==> flow/design.v <==
module mult16_top (
  input         clk,
  input  [15:0] a,
  input  [15:0] b,
  output [31:0] p
);
  reg  [15:0] a_r, b_r;
  reg  [31:0] p_r;
  wire [31:0] o;
  multiplier_16bit u_mul (.a(a_r), .b(b_r), .o(o));
  always @(posedge clk) begin
    a_r <= a;
    b_r <= b;
    p_r <= o;
  end
  assign p = p_r;
endmodule

module ha(input a, b, output sum, cout);
  assign {cout, sum} = a + b;
endmodule
module fa(input a, b, cin, output sum, cout);
  assign {cout, sum} = a + b + cin;
endmodule
module multiplier_16bit(input [15:0] a, b, output [31:0] o);
  wire [254:0] c;
  wire [209:0] s;
  assign o[0] = a[0] & b[0];
  ha ha1(.a(a[1]&b[0]), .b(a[0]&b[1]), .sum(o[1]), .cout(c[0]));
  ha ha2(.a(a[2]&b[0]), .b(a[1]&b[1]), .sum(s[0]), .cout(c[1]));
  ha ha3(.a(a[3]&b[0]), .b(a[2]&b[1]), .sum(s[1]), .cout(c[2]));
  ha ha4(.a(a[4]&b[0]), .b(a[3]&b[1]), .sum(s[2]), .cout(c[3]));
  ha ha5(.a(a[5]&b[0]), .b(a[4]&b[1]), .sum(s[3]), .cout(c[4]));
  ha ha6(.a(a[6]&b[0]), .b(a[5]&b[1]), .sum(s[4]), .cout(c[5]));
  ha ha7(.a(a[7]&b[0]), .b(a[6]&b[1]), .sum(s[5]), .cout(c[6]));
  ha ha8(.a(a[8]&b[0]), .b(a[7]&b[1]), .sum(s[6]), .cout(c[7]));
  ha ha9(.a(a[9]&b[0]), .b(a[8]&b[1]), .sum(s[7]), .cout(c[8]));
  ha ha10(.a(a[10]&b[0]), .b(a[9]&b[1]), .sum(s[8]), .cout(c[9]));
  ha ha11(.a(a[11]&b[0]), .b(a[10]&b[1]), .sum(s[9]), .cout(c[10]));
  ha ha12(.a(a[12]&b[0]), .b(a[11]&b[1]), .sum(s[10]), .cout(c[11]));
  ha ha13(.a(a[13]&b[0]), .b(a[12]&b[1]), .sum(s[11]), .cout(c[12]));
  ha ha14(.a(a[14]&b[0]), .b(a[13]&b[1]), .sum(s[12]), .cout(c[13]));
  ha ha15(.a(a[15]&b[0]), .b(a[14]&b[1]), .sum(s[13]), .cout(c[14]));
  fa fa1(.a(a[0]&b[2]), .b(s[0]), .cin(c[0]), .sum(o[2]), .cout(c[15]));
  fa fa2(.a(a[1]&b[2]), .b(s[1]), .cin(c[1]), .sum(s[14]), .cout(c[16]));
  fa fa3(.a(a[2]&b[2]), .b(s[2]), .cin(c[2]), .sum(s[15]), .cout(c[17]));
  fa fa4(.a(a[3]&b[2]), .b(s[3]), .cin(c[3]), .sum(s[16]), .cout(c[18]));
  fa fa5(.a(a[4]&b[2]), .b(s[4]), .cin(c[4]), .sum(s[17]), .cout(c[19]));
  fa fa6(.a(a[5]&b[2]), .b(s[5]), .cin(c[5]), .sum(s[18]), .cout(c[20]));
  fa fa7(.a(a[6]&b[2]), .b(s[6]), .cin(c[6]), .sum(s[19]), .cout(c[21]));
  fa fa8(.a(a[7]&b[2]), .b(s[7]), .cin(c[7]), .sum(s[20]), .cout(c[22]));
  fa fa9(.a(a[8]&b[2]), .b(s[8]), .cin(c[8]), .sum(s[21]), .cout(c[23]));
  fa fa10(.a(a[9]&b[2]), .b(s[9]), .cin(c[9]), .sum(s[22]), .cout(c[24]));
  fa fa11(.a(a[10]&b[2]), .b(s[10]), .cin(c[10]), .sum(s[23]), .cout(c[25]));
  fa fa12(.a(a[11]&b[2]), .b(s[11]), .cin(c[11]), .sum(s[24]), .cout(c[26]));
  fa fa13(.a(a[12]&b[2]), .b(s[12]), .cin(c[12]), .sum(s[25]), .cout(c[27]));
  fa fa14(.a(a[13]&b[2]), .b(s[13]), .cin(c[13]), .sum(s[26]), .cout(c[28]));
  fa fa15(.a(a[14]&b[2]), .b(a[15]&b[1]), .cin(c[14]), .sum(s[27]), .cout(c[29]));
  fa fa16(.a(a[0]&b[3]), .b(s[14]), .cin(c[15]), .sum(o[3]), .cout(c[30]));
  fa fa17(.a(a[1]&b[3]), .b(s[15]), .cin(c[16]), .sum(s[28]), .cout(c[31]));
  fa fa18(.a(a[2]&b[3]), .b(s[16]), .cin(c[17]), .sum(s[29]), .cout(c[32]));
  fa fa19(.a(a[3]&b[3]), .b(s[17]), .cin(c[18]), .sum(s[30]), .cout(c[33]));
  fa fa20(.a(a[4]&b[3]), .b(s[18]), .cin(c[19]), .sum(s[31]), .cout(c[34]));
  fa fa21(.a(a[5]&b[3]), .b(s[19]), .cin(c[20]), .sum(s[32]), .cout(c[35]));
  fa fa22(.a(a[6]&b[3]), .b(s[20]), .cin(c[21]), .sum(s[33]), .cout(c[36]));
  fa fa23(.a(a[7]&b[3]), .b(s[21]), .cin(c[22]), .sum(s[34]), .cout(c[37]));
  fa fa24(.a(a[8]&b[3]), .b(s[22]), .cin(c[23]), .sum(s[35]), .cout(c[38]));
  fa fa25(.a(a[9]&b[3]), .b(s[23]), .cin(c[24]), .sum(s[36]), .cout(c[39]));
  fa fa26(.a(a[10]&b[3]), .b(s[24]), .cin(c[25]), .sum(s[37]), .cout(c[40]));
  fa fa27(.a(a[11]&b[3]), .b(s[25]), .cin(c[26]), .sum(s[38]), .cout(c[41]));
  fa fa28(.a(a[12]&b[3]), .b(s[26]), .cin(c[27]), .sum(s[39]), .cout(c[42]));
  fa fa29(.a(a[13]&b[3]), .b(s[27]), .cin(c[28]), .sum(s[40]), .cout(c[43]));
  fa fa30(.a(a[14]&b[3]), .b(a[15]&b[2]), .cin(c[29]), .sum(s[41]), .cout(c[44]));
  fa fa31(.a(a[0]&b[4]), .b(s[28]), .cin(c[30]), .sum(o[4]), .cout(c[45]));
  fa fa32(.a(a[1]&b[4]), .b(s[29]), .cin(c[31]), .sum(s[42]), .cout(c[46]));
  fa fa33(.a(a[2]&b[4]), .b(s[30]), .cin(c[32]), .sum(s[43]), .cout(c[47]));
  fa fa34(.a(a[3]&b[4]), .b(s[31]), .cin(c[33]), .sum(s[44]), .cout(c[48]));
  fa fa35(.a(a[4]&b[4]), .b(s[32]), .cin(c[34]), .sum(s[45]), .cout(c[49]));
  fa fa36(.a(a[5]&b[4]), .b(s[33]), .cin(c[35]), .sum(s[46]), .cout(c[50]));
  fa fa37(.a(a[6]&b[4]), .b(s[34]), .cin(c[36]), .sum(s[47]), .cout(c[51]));
  fa fa38(.a(a[7]&b[4]), .b(s[35]), .cin(c[37]), .sum(s[48]), .cout(c[52]));
  fa fa39(.a(a[8]&b[4]), .b(s[36]), .cin(c[38]), .sum(s[49]), .cout(c[53]));
  fa fa40(.a(a[9]&b[4]), .b(s[37]), .cin(c[39]), .sum(s[50]), .cout(c[54]));
  fa fa41(.a(a[10]&b[4]), .b(s[38]), .cin(c[40]), .sum(s[51]), .cout(c[55]));
  fa fa42(.a(a[11]&b[4]), .b(s[39]), .cin(c[41]), .sum(s[52]), .cout(c[56]));
  fa fa43(.a(a[12]&b[4]), .b(s[40]), .cin(c[42]), .sum(s[53]), .cout(c[57]));
  fa fa44(.a(a[13]&b[4]), .b(s[41]), .cin(c[43]), .sum(s[54]), .cout(c[58]));
  fa fa45(.a(a[14]&b[4]), .b(a[15]&b[3]), .cin(c[44]), .sum(s[55]), .cout(c[59]));
  fa fa46(.a(a[0]&b[5]), .b(s[42]), .cin(c[45]), .sum(o[5]), .cout(c[60]));
  fa fa47(.a(a[1]&b[5]), .b(s[43]), .cin(c[46]), .sum(s[56]), .cout(c[61]));
  fa fa48(.a(a[2]&b[5]), .b(s[44]), .cin(c[47]), .sum(s[57]), .cout(c[62]));
  fa fa49(.a(a[3]&b[5]), .b(s[45]), .cin(c[48]), .sum(s[58]), .cout(c[63]));
  fa fa50(.a(a[4]&b[5]), .b(s[46]), .cin(c[49]), .sum(s[59]), .cout(c[64]));
  fa fa51(.a(a[5]&b[5]), .b(s[47]), .cin(c[50]), .sum(s[60]), .cout(c[65]));
  fa fa52(.a(a[6]&b[5]), .b(s[48]), .cin(c[51]), .sum(s[61]), .cout(c[66]));
  fa fa53(.a(a[7]&b[5]), .b(s[49]), .cin(c[52]), .sum(s[62]), .cout(c[67]));
  fa fa54(.a(a[8]&b[5]), .b(s[50]), .cin(c[53]), .sum(s[63]), .cout(c[68]));
  fa fa55(.a(a[9]&b[5]), .b(s[51]), .cin(c[54]), .sum(s[64]), .cout(c[69]));
  fa fa56(.a(a[10]&b[5]), .b(s[52]), .cin(c[55]), .sum(s[65]), .cout(c[70]));
  fa fa57(.a(a[11]&b[5]), .b(s[53]), .cin(c[56]), .sum(s[66]), .cout(c[71]));
  fa fa58(.a(a[12]&b[5]), .b(s[54]), .cin(c[57]), .sum(s[67]), .cout(c[72]));
  fa fa59(.a(a[13]&b[5]), .b(s[55]), .cin(c[58]), .sum(s[68]), .cout(c[73]));
  fa fa60(.a(a[14]&b[5]), .b(a[15]&b[4]), .cin(c[59]), .sum(s[69]), .cout(c[74]));
  fa fa61(.a(a[0]&b[6]), .b(s[56]), .cin(c[60]), .sum(o[6]), .cout(c[75]));
  fa fa62(.a(a[1]&b[6]), .b(s[57]), .cin(c[61]), .sum(s[70]), .cout(c[76]));
  fa fa63(.a(a[2]&b[6]), .b(s[58]), .cin(c[62]), .sum(s[71]), .cout(c[77]));
  fa fa64(.a(a[3]&b[6]), .b(s[59]), .cin(c[63]), .sum(s[72]), .cout(c[78]));
  fa fa65(.a(a[4]&b[6]), .b(s[60]), .cin(c[64]), .sum(s[73]), .cout(c[79]));
  fa fa66(.a(a[5]&b[6]), .b(s[61]), .cin(c[65]), .sum(s[74]), .cout(c[80]));
  fa fa67(.a(a[6]&b[6]), .b(s[62]), .cin(c[66]), .sum(s[75]), .cout(c[81]));
  fa fa68(.a(a[7]&b[6]), .b(s[63]), .cin(c[67]), .sum(s[76]), .cout(c[82]));
  fa fa69(.a(a[8]&b[6]), .b(s[64]), .cin(c[68]), .sum(s[77]), .cout(c[83]));
  fa fa70(.a(a[9]&b[6]), .b(s[65]), .cin(c[69]), .sum(s[78]), .cout(c[84]));
  fa fa71(.a(a[10]&b[6]), .b(s[66]), .cin(c[70]), .sum(s[79]), .cout(c[85]));
  fa fa72(.a(a[11]&b[6]), .b(s[67]), .cin(c[71]), .sum(s[80]), .cout(c[86]));
  fa fa73(.a(a[12]&b[6]), .b(s[68]), .cin(c[72]), .sum(s[81]), .cout(c[87]));
  fa fa74(.a(a[13]&b[6]), .b(s[69]), .cin(c[73]), .sum(s[82]), .cout(c[88]));
  fa fa75(.a(a[14]&b[6]), .b(a[15]&b[5]), .cin(c[74]), .sum(s[83]), .cout(c[89]));
  fa fa76(.a(a[0]&b[7]), .b(s[70]), .cin(c[75]), .sum(o[7]), .cout(c[90]));
  fa fa77(.a(a[1]&b[7]), .b(s[71]), .cin(c[76]), .sum(s[84]), .cout(c[91]));
  fa fa78(.a(a[2]&b[7]), .b(s[72]), .cin(c[77]), .sum(s[85]), .cout(c[92]));
  fa fa79(.a(a[3]&b[7]), .b(s[73]), .cin(c[78]), .sum(s[86]), .cout(c[93]));
  fa fa80(.a(a[4]&b[7]), .b(s[74]), .cin(c[79]), .sum(s[87]), .cout(c[94]));
  fa fa81(.a(a[5]&b[7]), .b(s[75]), .cin(c[80]), .sum(s[88]), .cout(c[95]));
  fa fa82(.a(a[6]&b[7]), .b(s[76]), .cin(c[81]), .sum(s[89]), .cout(c[96]));
  fa fa83(.a(a[7]&b[7]), .b(s[77]), .cin(c[82]), .sum(s[90]), .cout(c[97]));
  fa fa84(.a(a[8]&b[7]), .b(s[78]), .cin(c[83]), .sum(s[91]), .cout(c[98]));
  fa fa85(.a(a[9]&b[7]), .b(s[79]), .cin(c[84]), .sum(s[92]), .cout(c[99]));
  fa fa86(.a(a[10]&b[7]), .b(s[80]), .cin(c[85]), .sum(s[93]), .cout(c[100]));
  fa fa87(.a(a[11]&b[7]), .b(s[81]), .cin(c[86]), .sum(s[94]), .cout(c[101]));
  fa fa88(.a(a[12]&b[7]), .b(s[82]), .cin(c[87]), .sum(s[95]), .cout(c[102]));
  fa fa89(.a(a[13]&b[7]), .b(s[83]), .cin(c[88]), .sum(s[96]), .cout(c[103]));
  fa fa90(.a(a[14]&b[7]), .b(a[15]&b[6]), .cin(c[89]), .sum(s[97]), .cout(c[104]));
  fa fa91(.a(a[0]&b[8]), .b(s[84]), .cin(c[90]), .sum(o[8]), .cout(c[105]));
  fa fa92(.a(a[1]&b[8]), .b(s[85]), .cin(c[91]), .sum(s[98]), .cout(c[106]));
  fa fa93(.a(a[2]&b[8]), .b(s[86]), .cin(c[92]), .sum(s[99]), .cout(c[107]));
  fa fa94(.a(a[3]&b[8]), .b(s[87]), .cin(c[93]), .sum(s[100]), .cout(c[108]));
  fa fa95(.a(a[4]&b[8]), .b(s[88]), .cin(c[94]), .sum(s[101]), .cout(c[109]));
  fa fa96(.a(a[5]&b[8]), .b(s[89]), .cin(c[95]), .sum(s[102]), .cout(c[110]));
  fa fa97(.a(a[6]&b[8]), .b(s[90]), .cin(c[96]), .sum(s[103]), .cout(c[111]));
  fa fa98(.a(a[7]&b[8]), .b(s[91]), .cin(c[97]), .sum(s[104]), .cout(c[112]));
  fa fa99(.a(a[8]&b[8]), .b(s[92]), .cin(c[98]), .sum(s[105]), .cout(c[113]));
  fa fa100(.a(a[9]&b[8]), .b(s[93]), .cin(c[99]), .sum(s[106]), .cout(c[114]));
  fa fa101(.a(a[10]&b[8]), .b(s[94]), .cin(c[100]), .sum(s[107]), .cout(c[115]));
  fa fa102(.a(a[11]&b[8]), .b(s[95]), .cin(c[101]), .sum(s[108]), .cout(c[116]));
  fa fa103(.a(a[12]&b[8]), .b(s[96]), .cin(c[102]), .sum(s[109]), .cout(c[117]));
  fa fa104(.a(a[13]&b[8]), .b(s[97]), .cin(c[103]), .sum(s[110]), .cout(c[118]));
  fa fa105(.a(a[14]&b[8]), .b(a[15]&b[7]), .cin(c[104]), .sum(s[111]), .cout(c[119]));
  fa fa106(.a(a[0]&b[9]), .b(s[98]), .cin(c[105]), .sum(o[9]), .cout(c[120]));
  fa fa107(.a(a[1]&b[9]), .b(s[99]), .cin(c[106]), .sum(s[112]), .cout(c[121]));
  fa fa108(.a(a[2]&b[9]), .b(s[100]), .cin(c[107]), .sum(s[113]), .cout(c[122]));
  fa fa109(.a(a[3]&b[9]), .b(s[101]), .cin(c[108]), .sum(s[114]), .cout(c[123]));
  fa fa110(.a(a[4]&b[9]), .b(s[102]), .cin(c[109]), .sum(s[115]), .cout(c[124]));
  fa fa111(.a(a[5]&b[9]), .b(s[103]), .cin(c[110]), .sum(s[116]), .cout(c[125]));
  fa fa112(.a(a[6]&b[9]), .b(s[104]), .cin(c[111]), .sum(s[117]), .cout(c[126]));
  fa fa113(.a(a[7]&b[9]), .b(s[105]), .cin(c[112]), .sum(s[118]), .cout(c[127]));
  fa fa114(.a(a[8]&b[9]), .b(s[106]), .cin(c[113]), .sum(s[119]), .cout(c[128]));
  fa fa115(.a(a[9]&b[9]), .b(s[107]), .cin(c[114]), .sum(s[120]), .cout(c[129]));
  fa fa116(.a(a[10]&b[9]), .b(s[108]), .cin(c[115]), .sum(s[121]), .cout(c[130]));
  fa fa117(.a(a[11]&b[9]), .b(s[109]), .cin(c[116]), .sum(s[122]), .cout(c[131]));
  fa fa118(.a(a[12]&b[9]), .b(s[110]), .cin(c[117]), .sum(s[123]), .cout(c[132]));
  fa fa119(.a(a[13]&b[9]), .b(s[111]), .cin(c[118]), .sum(s[124]), .cout(c[133]));
  fa fa120(.a(a[14]&b[9]), .b(a[15]&b[8]), .cin(c[119]), .sum(s[125]), .cout(c[134]));
  fa fa121(.a(a[0]&b[10]), .b(s[112]), .cin(c[120]), .sum(o[10]), .cout(c[135]));
  fa fa122(.a(a[1]&b[10]), .b(s[113]), .cin(c[121]), .sum(s[126]), .cout(c[136]));
  fa fa123(.a(a[2]&b[10]), .b(s[114]), .cin(c[122]), .sum(s[127]), .cout(c[137]));
  fa fa124(.a(a[3]&b[10]), .b(s[115]), .cin(c[123]), .sum(s[128]), .cout(c[138]));
  fa fa125(.a(a[4]&b[10]), .b(s[116]), .cin(c[124]), .sum(s[129]), .cout(c[139]));
  fa fa126(.a(a[5]&b[10]), .b(s[117]), .cin(c[125]), .sum(s[130]), .cout(c[140]));
  fa fa127(.a(a[6]&b[10]), .b(s[118]), .cin(c[126]), .sum(s[131]), .cout(c[141]));
  fa fa128(.a(a[7]&b[10]), .b(s[119]), .cin(c[127]), .sum(s[132]), .cout(c[142]));
  fa fa129(.a(a[8]&b[10]), .b(s[120]), .cin(c[128]), .sum(s[133]), .cout(c[143]));
  fa fa130(.a(a[9]&b[10]), .b(s[121]), .cin(c[129]), .sum(s[134]), .cout(c[144]));
  fa fa131(.a(a[10]&b[10]), .b(s[122]), .cin(c[130]), .sum(s[135]), .cout(c[145]));
  fa fa132(.a(a[11]&b[10]), .b(s[123]), .cin(c[131]), .sum(s[136]), .cout(c[146]));
  fa fa133(.a(a[12]&b[10]), .b(s[124]), .cin(c[132]), .sum(s[137]), .cout(c[147]));
  fa fa134(.a(a[13]&b[10]), .b(s[125]), .cin(c[133]), .sum(s[138]), .cout(c[148]));
  fa fa135(.a(a[14]&b[10]), .b(a[15]&b[9]), .cin(c[134]), .sum(s[139]), .cout(c[149]));
  fa fa136(.a(a[0]&b[11]), .b(s[126]), .cin(c[135]), .sum(o[11]), .cout(c[150]));
  fa fa137(.a(a[1]&b[11]), .b(s[127]), .cin(c[136]), .sum(s[140]), .cout(c[151]));
  fa fa138(.a(a[2]&b[11]), .b(s[128]), .cin(c[137]), .sum(s[141]), .cout(c[152]));
  fa fa139(.a(a[3]&b[11]), .b(s[129]), .cin(c[138]), .sum(s[142]), .cout(c[153]));
  fa fa140(.a(a[4]&b[11]), .b(s[130]), .cin(c[139]), .sum(s[143]), .cout(c[154]));
  fa fa141(.a(a[5]&b[11]), .b(s[131]), .cin(c[140]), .sum(s[144]), .cout(c[155]));
  fa fa142(.a(a[6]&b[11]), .b(s[132]), .cin(c[141]), .sum(s[145]), .cout(c[156]));
  fa fa143(.a(a[7]&b[11]), .b(s[133]), .cin(c[142]), .sum(s[146]), .cout(c[157]));
  fa fa144(.a(a[8]&b[11]), .b(s[134]), .cin(c[143]), .sum(s[147]), .cout(c[158]));
  fa fa145(.a(a[9]&b[11]), .b(s[135]), .cin(c[144]), .sum(s[148]), .cout(c[159]));
  fa fa146(.a(a[10]&b[11]), .b(s[136]), .cin(c[145]), .sum(s[149]), .cout(c[160]));
  fa fa147(.a(a[11]&b[11]), .b(s[137]), .cin(c[146]), .sum(s[150]), .cout(c[161]));
  fa fa148(.a(a[12]&b[11]), .b(s[138]), .cin(c[147]), .sum(s[151]), .cout(c[162]));
  fa fa149(.a(a[13]&b[11]), .b(s[139]), .cin(c[148]), .sum(s[152]), .cout(c[163]));
  fa fa150(.a(a[14]&b[11]), .b(a[15]&b[10]), .cin(c[149]), .sum(s[153]), .cout(c[164]));
  fa fa151(.a(a[0]&b[12]), .b(s[140]), .cin(c[150]), .sum(o[12]), .cout(c[165]));
  fa fa152(.a(a[1]&b[12]), .b(s[141]), .cin(c[151]), .sum(s[154]), .cout(c[166]));
  fa fa153(.a(a[2]&b[12]), .b(s[142]), .cin(c[152]), .sum(s[155]), .cout(c[167]));
  fa fa154(.a(a[3]&b[12]), .b(s[143]), .cin(c[153]), .sum(s[156]), .cout(c[168]));
  fa fa155(.a(a[4]&b[12]), .b(s[144]), .cin(c[154]), .sum(s[157]), .cout(c[169]));
  fa fa156(.a(a[5]&b[12]), .b(s[145]), .cin(c[155]), .sum(s[158]), .cout(c[170]));
  fa fa157(.a(a[6]&b[12]), .b(s[146]), .cin(c[156]), .sum(s[159]), .cout(c[171]));
  fa fa158(.a(a[7]&b[12]), .b(s[147]), .cin(c[157]), .sum(s[160]), .cout(c[172]));
  fa fa159(.a(a[8]&b[12]), .b(s[148]), .cin(c[158]), .sum(s[161]), .cout(c[173]));
  fa fa160(.a(a[9]&b[12]), .b(s[149]), .cin(c[159]), .sum(s[162]), .cout(c[174]));
  fa fa161(.a(a[10]&b[12]), .b(s[150]), .cin(c[160]), .sum(s[163]), .cout(c[175]));
  fa fa162(.a(a[11]&b[12]), .b(s[151]), .cin(c[161]), .sum(s[164]), .cout(c[176]));
  fa fa163(.a(a[12]&b[12]), .b(s[152]), .cin(c[162]), .sum(s[165]), .cout(c[177]));
  fa fa164(.a(a[13]&b[12]), .b(s[153]), .cin(c[163]), .sum(s[166]), .cout(c[178]));
  fa fa165(.a(a[14]&b[12]), .b(a[15]&b[11]), .cin(c[164]), .sum(s[167]), .cout(c[179]));
  fa fa166(.a(a[0]&b[13]), .b(s[154]), .cin(c[165]), .sum(o[13]), .cout(c[180]));
  fa fa167(.a(a[1]&b[13]), .b(s[155]), .cin(c[166]), .sum(s[168]), .cout(c[181]));
  fa fa168(.a(a[2]&b[13]), .b(s[156]), .cin(c[167]), .sum(s[169]), .cout(c[182]));
  fa fa169(.a(a[3]&b[13]), .b(s[157]), .cin(c[168]), .sum(s[170]), .cout(c[183]));
  fa fa170(.a(a[4]&b[13]), .b(s[158]), .cin(c[169]), .sum(s[171]), .cout(c[184]));
  fa fa171(.a(a[5]&b[13]), .b(s[159]), .cin(c[170]), .sum(s[172]), .cout(c[185]));
  fa fa172(.a(a[6]&b[13]), .b(s[160]), .cin(c[171]), .sum(s[173]), .cout(c[186]));
  fa fa173(.a(a[7]&b[13]), .b(s[161]), .cin(c[172]), .sum(s[174]), .cout(c[187]));
  fa fa174(.a(a[8]&b[13]), .b(s[162]), .cin(c[173]), .sum(s[175]), .cout(c[188]));
  fa fa175(.a(a[9]&b[13]), .b(s[163]), .cin(c[174]), .sum(s[176]), .cout(c[189]));
  fa fa176(.a(a[10]&b[13]), .b(s[164]), .cin(c[175]), .sum(s[177]), .cout(c[190]));
  fa fa177(.a(a[11]&b[13]), .b(s[165]), .cin(c[176]), .sum(s[178]), .cout(c[191]));
  fa fa178(.a(a[12]&b[13]), .b(s[166]), .cin(c[177]), .sum(s[179]), .cout(c[192]));
  fa fa179(.a(a[13]&b[13]), .b(s[167]), .cin(c[178]), .sum(s[180]), .cout(c[193]));
  fa fa180(.a(a[14]&b[13]), .b(a[15]&b[12]), .cin(c[179]), .sum(s[181]), .cout(c[194]));
  fa fa181(.a(a[0]&b[14]), .b(s[168]), .cin(c[180]), .sum(o[14]), .cout(c[195]));
  fa fa182(.a(a[1]&b[14]), .b(s[169]), .cin(c[181]), .sum(s[182]), .cout(c[196]));
  fa fa183(.a(a[2]&b[14]), .b(s[170]), .cin(c[182]), .sum(s[183]), .cout(c[197]));
  fa fa184(.a(a[3]&b[14]), .b(s[171]), .cin(c[183]), .sum(s[184]), .cout(c[198]));
  fa fa185(.a(a[4]&b[14]), .b(s[172]), .cin(c[184]), .sum(s[185]), .cout(c[199]));
  fa fa186(.a(a[5]&b[14]), .b(s[173]), .cin(c[185]), .sum(s[186]), .cout(c[200]));
  fa fa187(.a(a[6]&b[14]), .b(s[174]), .cin(c[186]), .sum(s[187]), .cout(c[201]));
  fa fa188(.a(a[7]&b[14]), .b(s[175]), .cin(c[187]), .sum(s[188]), .cout(c[202]));
  fa fa189(.a(a[8]&b[14]), .b(s[176]), .cin(c[188]), .sum(s[189]), .cout(c[203]));
  fa fa190(.a(a[9]&b[14]), .b(s[177]), .cin(c[189]), .sum(s[190]), .cout(c[204]));
  fa fa191(.a(a[10]&b[14]), .b(s[178]), .cin(c[190]), .sum(s[191]), .cout(c[205]));
  fa fa192(.a(a[11]&b[14]), .b(s[179]), .cin(c[191]), .sum(s[192]), .cout(c[206]));
  fa fa193(.a(a[12]&b[14]), .b(s[180]), .cin(c[192]), .sum(s[193]), .cout(c[207]));
  fa fa194(.a(a[13]&b[14]), .b(s[181]), .cin(c[193]), .sum(s[194]), .cout(c[208]));
  fa fa195(.a(a[14]&b[14]), .b(a[15]&b[13]), .cin(c[194]), .sum(s[195]), .cout(c[209]));
  fa fa196(.a(a[0]&b[15]), .b(s[182]), .cin(c[195]), .sum(o[15]), .cout(c[210]));
  fa fa197(.a(a[1]&b[15]), .b(s[183]), .cin(c[196]), .sum(s[196]), .cout(c[211]));
  fa fa198(.a(a[2]&b[15]), .b(s[184]), .cin(c[197]), .sum(s[197]), .cout(c[212]));
  fa fa199(.a(a[3]&b[15]), .b(s[185]), .cin(c[198]), .sum(s[198]), .cout(c[213]));
  fa fa200(.a(a[4]&b[15]), .b(s[186]), .cin(c[199]), .sum(s[199]), .cout(c[214]));
  fa fa201(.a(a[5]&b[15]), .b(s[187]), .cin(c[200]), .sum(s[200]), .cout(c[215]));
  fa fa202(.a(a[6]&b[15]), .b(s[188]), .cin(c[201]), .sum(s[201]), .cout(c[216]));
  fa fa203(.a(a[7]&b[15]), .b(s[189]), .cin(c[202]), .sum(s[202]), .cout(c[217]));
  fa fa204(.a(a[8]&b[15]), .b(s[190]), .cin(c[203]), .sum(s[203]), .cout(c[218]));
  fa fa205(.a(a[9]&b[15]), .b(s[191]), .cin(c[204]), .sum(s[204]), .cout(c[219]));
  fa fa206(.a(a[10]&b[15]), .b(s[192]), .cin(c[205]), .sum(s[205]), .cout(c[220]));
  fa fa207(.a(a[11]&b[15]), .b(s[193]), .cin(c[206]), .sum(s[206]), .cout(c[221]));
  fa fa208(.a(a[12]&b[15]), .b(s[194]), .cin(c[207]), .sum(s[207]), .cout(c[222]));
  fa fa209(.a(a[13]&b[15]), .b(s[195]), .cin(c[208]), .sum(s[208]), .cout(c[223]));
  fa fa210(.a(a[14]&b[15]), .b(a[15]&b[14]), .cin(c[209]), .sum(s[209]), .cout(c[224]));
  ha ha16(.a(c[210]), .b(s[196]), .sum(o[16]), .cout(c[225]));
  fa fa211(.a(c[211]), .b(s[197]), .cin(c[225]), .sum(o[17]), .cout(c[226]));
  fa fa212(.a(c[212]), .b(s[198]), .cin(c[226]), .sum(o[18]), .cout(c[227]));
  fa fa213(.a(c[213]), .b(s[199]), .cin(c[227]), .sum(o[19]), .cout(c[228]));
  fa fa214(.a(c[214]), .b(s[200]), .cin(c[228]), .sum(o[20]), .cout(c[229]));
  fa fa215(.a(c[215]), .b(s[201]), .cin(c[229]), .sum(o[21]), .cout(c[230]));
  fa fa216(.a(c[216]), .b(s[202]), .cin(c[230]), .sum(o[22]), .cout(c[231]));
  fa fa217(.a(c[217]), .b(s[203]), .cin(c[231]), .sum(o[23]), .cout(c[232]));
  fa fa218(.a(c[218]), .b(s[204]), .cin(c[232]), .sum(o[24]), .cout(c[233]));
  fa fa219(.a(c[219]), .b(s[205]), .cin(c[233]), .sum(o[25]), .cout(c[234]));
  fa fa220(.a(c[220]), .b(s[206]), .cin(c[234]), .sum(o[26]), .cout(c[235]));
  fa fa221(.a(c[221]), .b(s[207]), .cin(c[235]), .sum(o[27]), .cout(c[236]));
  fa fa222(.a(c[222]), .b(s[208]), .cin(c[236]), .sum(o[28]), .cout(c[237]));
  fa fa223(.a(c[223]), .b(s[209]), .cin(c[237]), .sum(o[29]), .cout(c[238]));
  fa fa224(.a(c[224]), .b(a[15]&b[15]), .cin(c[238]), .sum(o[30]), .cout(o[31]));
endmodule
# Tool chain data of mult16_top
# What the tools print for mult16_top, step after step.
# Lines are those of the file above, counted from 1.
# Operators carry their Yosys type and port widths (W data, S select, Z words).
# Cell names lack the library's common part.
# The mark - stands for no value.
[inputs] design="mult16_top" clk_port="clk" library="sky130hd" lib_corner="tt_025C_1v80"

# Elaborated design
# Counts by Yosys on the flattened word-level netlist (proc, flatten, opt, wreduce; memories kept). Register bits leave out memories and registers merged into their read ports (data or address); mux counts leave out enables and synchronous resets folded into registers. Print and check cells are left out. Cells with the same type and inputs are merged into one.
[classes] n_addsub=464 n_logic=256
[op_table] op="$add A1 B1 Y2" n=240
[op_table] op="$add A2 B1 Y2" n=224
[op_table] op="$and A1 B1 Y1" n=256
[word_totals] inputBits=33 out_inout_bits=32 regBits=64 elab_cells=723

# Longest topological paths
# Depth = most cells in a row (Yosys ltp): at word level without a register or memory, in the mapped netlist without a sequential cell, where the memories' decode and read muxes count.
[depth] word_depth=45 abc_area=0 mapped_depth=38 ltp_nobuf=37

# Netlist
# Source: synth_stat.txt of the flow (Yosys; design flattened, memories mapped). It holds for the ABC_AREA given above (unset counts as 0); a run with the other value may have another netlist.
# Totals and module areas in this step are rounded.
[synth_totals] flip_flops=64 yosys_area_um2=7700 seqArea_um2=1300 mapped_cells=674 buffers=43
[types] cell_type="fa_1" n=224 area_total_um2=4.48E+03
[types] cell_type="dfxtp_1" n=64 area_total_um2=1.28E+03
[types] cell_type="nand2_1" n=218 area_total_um2=818.285
[types] cell_type="buf_6" n=29 area_total_um2=326.563
[types] cell_type="inv_1" n=71 area_total_um2=266.506
[types] cell_type="ha_1" n=16 area_total_um2=200.192
[types] cell_type="and2_1" n=27 area_total_um2=168.912
[types] cell_type="and2_2" n=11 area_total_um2=82.579
[types] cell_type="buf_2" n=11 area_total_um2=55.053
[types] cell_type="buf_4" n=3 area_total_um2=22.522
# By module: a second synthesis without flattening, with its own total; a netlist apart from the flattened one above.
[unflattened] hier_cells=592 area_unflattened_um2=7900
# Rows give one instance, submodules left out.
[modules] mod="fa" n_cells=1 instances=224 seq_area_um2=0.0 area_um2=20
[modules] mod="multiplier_16bit" n_cells=288 instances=1 seq_area_um2=0.0 area_um2=1900
[modules] mod="mult16_top" n_cells=64 instances=1 seq_area_um2=1300 area_um2=1300
[modules] mod="ha" n_cells=1 instances=16 seq_area_um2=0.0 area_um2=13

# Worst setup path after synthesis
# OpenSTA on the mapped netlist: ideal clock, no wires. The path of least setup slack (recovery checks aside). Input and output delay are each 20% of the period. Register names are those of the netlist, which keeps one name where synthesis merged equal registers.
[synth_path] path_type="register to register" from="reg b_r[0]" to="reg p_r[30]" stages=37 n_path_buf=1 t_arrival_ns=13.408 period_ns=15.0 path_delay_ns=13.539 path_slack_ns=1.461 t_first_pin_ns=0.000 setup_time_ns=0.131 synth_period_reached_ns=13.539
# "path_delay_ns" is the arrival time less input delay plus setup time.
# "stages" counts driving pins, that of a launching flip-flop among them; a cell with two outputs on the path counts twice.
# "synth_period_reached_ns" is the clock period less the worst setup slack; recovery checks do not enter. This is arithmetic on one report: input and output delays are still those of the set period (20% each).
# Between the ends stands the longest chain of elaborated cells between them, by number of cells; it is not shown to be the way that was timed. Of several equally long chains one is given.
# Each line given opens the expression or statement behind the cell; cells for indexed reads and writes are added by Yosys, which also makes memories of some case tables.
[synth_via] path_cell_list="dfxtp_1 > buf_6 > and2_1 > ha_1 > fa_1 > inv_1 > fa_1 > fa_1 > fa_1 > fa_1 > fa_1 > fa_1 > fa_1 > fa_1 > fa_1 > fa_1 > fa_1 > fa_1 > inv_1 > fa_1 > ha_1 > fa_1 > fa_1 > fa_1 > fa_1 > fa_1 > fa_1 > fa_1 > fa_1 > fa_1 > fa_1 > fa_1 > inv_1 > fa_1 > fa_1 > inv_1 > fa_1" elab_chain_len=45 cone_cells=465 cone_lines=17 classes_between="450 x add/sub; 15 x logic"
[synth_lines] item="start, declared" line_no=7 rtl="reg  [15:0] a_r, b_r;"
[synth_lines] item="start, assigned" line_no=13 rtl="b_r <= b;"
[synth_lines] item="$and A1 B1 Y1" line_no=43 rtl="ha ha15(.a(a[15]&b[0]), .b(a[14]&b[1]), .sum(s[13]), .cout(c[14]));"
[synth_lines] item="$add A1 B1 Y2" line_no=20 rtl="assign {cout, sum} = a + b;"
[synth_lines] item="$add A1 B1 Y2" line_no=23 rtl="assign {cout, sum} = a + b + cin;"
[synth_lines] item="$add A2 B1 Y2" line_no=23
[synth_lines] item="$add A1 B1 Y2" line_no=23
[synth_lines] item="$add A2 B1 Y2" line_no=23
[synth_lines] item="$add A1 B1 Y2" line_no=23
[synth_lines] item="(+18 left out)"
[synth_lines] item="$add A2 B1 Y2" line_no=23
[synth_lines] item="$add A1 B1 Y2" line_no=23
[synth_lines] item="$add A2 B1 Y2" line_no=23
[synth_lines] item="$add A1 B1 Y2" line_no=23
[synth_lines] item="$add A2 B1 Y2" line_no=23
[synth_lines] item="$add A1 B1 Y2" line_no=20
[synth_lines] item="$add A2 B1 Y2 x14" line_no=23
[synth_lines] item="end, assigned" line_no=14 rtl="p_r <= o;"
[synth_lines] item="end, declared" line_no=8 rtl="reg  [31:0] p_r;"

# Timing after layout
# Path of least setup slack in the final report of run 1 (OpenROAD, finished layout, wires in). Where an end is a register, its clock arrival counts in the times.
[layout_path] path_type="register to register" from="reg a_r[15]" to="reg p_r[30]" setup_time_ns=0.12 period_ns=17.0 t_arrival_ns=14.24 stages=36 n_path_buf=0 path_slack_ns=2.99 t_first_pin_ns=0.34
# Between the ends stands the longest chain of elaborated cells between them, by number of cells; it is not shown to be the way that was timed. Of several equally long chains one is given.
[layout_via] path_cell_list="dfxtp_1 > and2_1 > ha_1 > inv_1 > fa_1 > fa_1 > fa_1 > fa_1 > fa_1 > fa_1 > fa_1 > fa_1 > fa_1 > fa_1 > fa_1 > fa_1 > fa_1 > inv_1 > fa_1 > ha_1 > fa_1 > fa_1 > fa_1 > fa_1 > fa_1 > fa_1 > fa_1 > fa_1 > fa_1 > fa_1 > fa_1 > inv_1 > fa_1 > fa_1 > inv_1 > fa_1" elab_chain_len=45 cone_cells=284 cone_lines=18 classes_between="268 x add/sub; 16 x logic"
[layout_lines] item="start, declared" line_no=7 rtl="reg  [15:0] a_r, b_r;"
[layout_lines] item="start, assigned" line_no=12 rtl="a_r <= a;"
[layout_lines] item="$and A1 B1 Y1" line_no=43 rtl="ha ha15(.a(a[15]&b[0]), .b(a[14]&b[1]), .sum(s[13]), .cout(c[14]));"
[layout_lines] item="$add A1 B1 Y2" line_no=20 rtl="assign {cout, sum} = a + b;"
[layout_lines] item="$add A1 B1 Y2" line_no=23 rtl="assign {cout, sum} = a + b + cin;"
[layout_lines] item="$add A2 B1 Y2" line_no=23
[layout_lines] item="$add A1 B1 Y2" line_no=23
[layout_lines] item="$add A2 B1 Y2" line_no=23
[layout_lines] item="$add A1 B1 Y2" line_no=23
[layout_lines] item="(+18 left out)"
[layout_lines] item="$add A2 B1 Y2" line_no=23
[layout_lines] item="$add A1 B1 Y2" line_no=23
[layout_lines] item="$add A2 B1 Y2" line_no=23
[layout_lines] item="$add A1 B1 Y2" line_no=23
[layout_lines] item="$add A2 B1 Y2" line_no=23
[layout_lines] item="$add A1 B1 Y2" line_no=20
[layout_lines] item="$add A2 B1 Y2 x14" line_no=23
[layout_lines] item="end, assigned" line_no=14 rtl="p_r <= o;"
[layout_lines] item="end, declared" line_no=8 rtl="reg  [31:0] p_r;"

# mult16_top through Yosys and OpenROAD on sky130hd: 3 stored runs, unordered, with their settings and measured results. The constraints put input and output delay at 20% of the set period each and load the outputs with 0.01 pF.
# "period_reached_ns" means the clock period less the worst setup slack. The figure is calculated, with input and output delays left at 20% of the set period.
# "worstPathTime_ns" is the time allowed to the run's worst setup path (the clock period less input and output delay, where it has them) less its slack. Clock arrival times count: a late capture clock shortens it, a late launch clock lengthens it.
# The measured numbers are rounded.
run="run 1" settings CELL_PAD_IN_SITES_GLOBAL_PLACEMENT=2 CORE_ASPECT_RATIO=0.94 CORE_UTILIZATION=58 CTS_CLUSTER_SIZE=70 GPL_ROUTABILITY_DRIVEN=0 GPL_TIMING_DRIVEN=1 MIN_ROUTING_LAYER="met1" PLACE_DENSITY_LB_ADDON=0.1 SETUP_SLACK_MARGIN=1.96 SLEW_MARGIN=40 TNS_END_PERCENT=65 period_ns=17.0 CAP_MARGIN=20 CORE_MARGIN=2
run="run 1" results yosys_chip_area_um2=7700 die_area_um2=14000 stdcell_area_um2=8400 util_frac=0.66 worst_setup_slack_ns=3.0 timing.setup.tns_ns=0.000 hold_ws_ns=0.71 period_reached_ns=14.014 worstPathTime_ns=14.01 critical_path_kind="register to register"
run="run 2" settings ABC_AREA=0 CELL_PAD_IN_SITES_GLOBAL_PLACEMENT=0 CORE_ASPECT_RATIO=0.85 CTS_CLUSTER_DIAMETER=103 CTS_CLUSTER_SIZE=78 GPL_ROUTABILITY_DRIVEN=0 GPL_TIMING_DRIVEN=1 HOLD_SLACK_MARGIN=-0.07 MAX_ROUTING_LAYER="met4" PLACE_DENSITY=0.54 SETUP_SLACK_MARGIN=1.57 TNS_END_PERCENT=35 period_ns=11.4 CAP_MARGIN=20 CORE_MARGIN=2 CORE_UTILIZATION=40 SLEW_MARGIN=20
run="run 2" results yosys_chip_area_um2=7700 die_area_um2=20000 stdcell_area_um2=8900 util_frac=0.47 worst_setup_slack_ns=-1.1 timing.setup.tns_ns=-3.8 hold_ws_ns=0.75 period_reached_ns=12.486 worstPathTime_ns=12.49 critical_path_kind="register to register"
run="run 3" settings ABC_AREA=0 CELL_PAD_IN_SITES_GLOBAL_PLACEMENT=3 CORE_ASPECT_RATIO=0.85 CTS_CLUSTER_DIAMETER=54 CTS_CLUSTER_SIZE=78 GPL_ROUTABILITY_DRIVEN=0 GPL_TIMING_DRIVEN=0 HOLD_SLACK_MARGIN=-0.07 MAX_ROUTING_LAYER="met4" PLACE_DENSITY=0.54 SETUP_SLACK_MARGIN=1.57 TNS_END_PERCENT=35 period_ns=11.4 CAP_MARGIN=20 CORE_MARGIN=2 CORE_UTILIZATION=40 SLEW_MARGIN=20
run="run 3" results yosys_chip_area_um2=7700 die_area_um2=20000 stdcell_area_um2=9100 util_frac=0.48 worst_setup_slack_ns=-1.2 timing.setup.tns_ns=-4.7 hold_ws_ns=0.63 period_reached_ns=12.617 worstPathTime_ns=12.62 critical_path_kind="register to register"
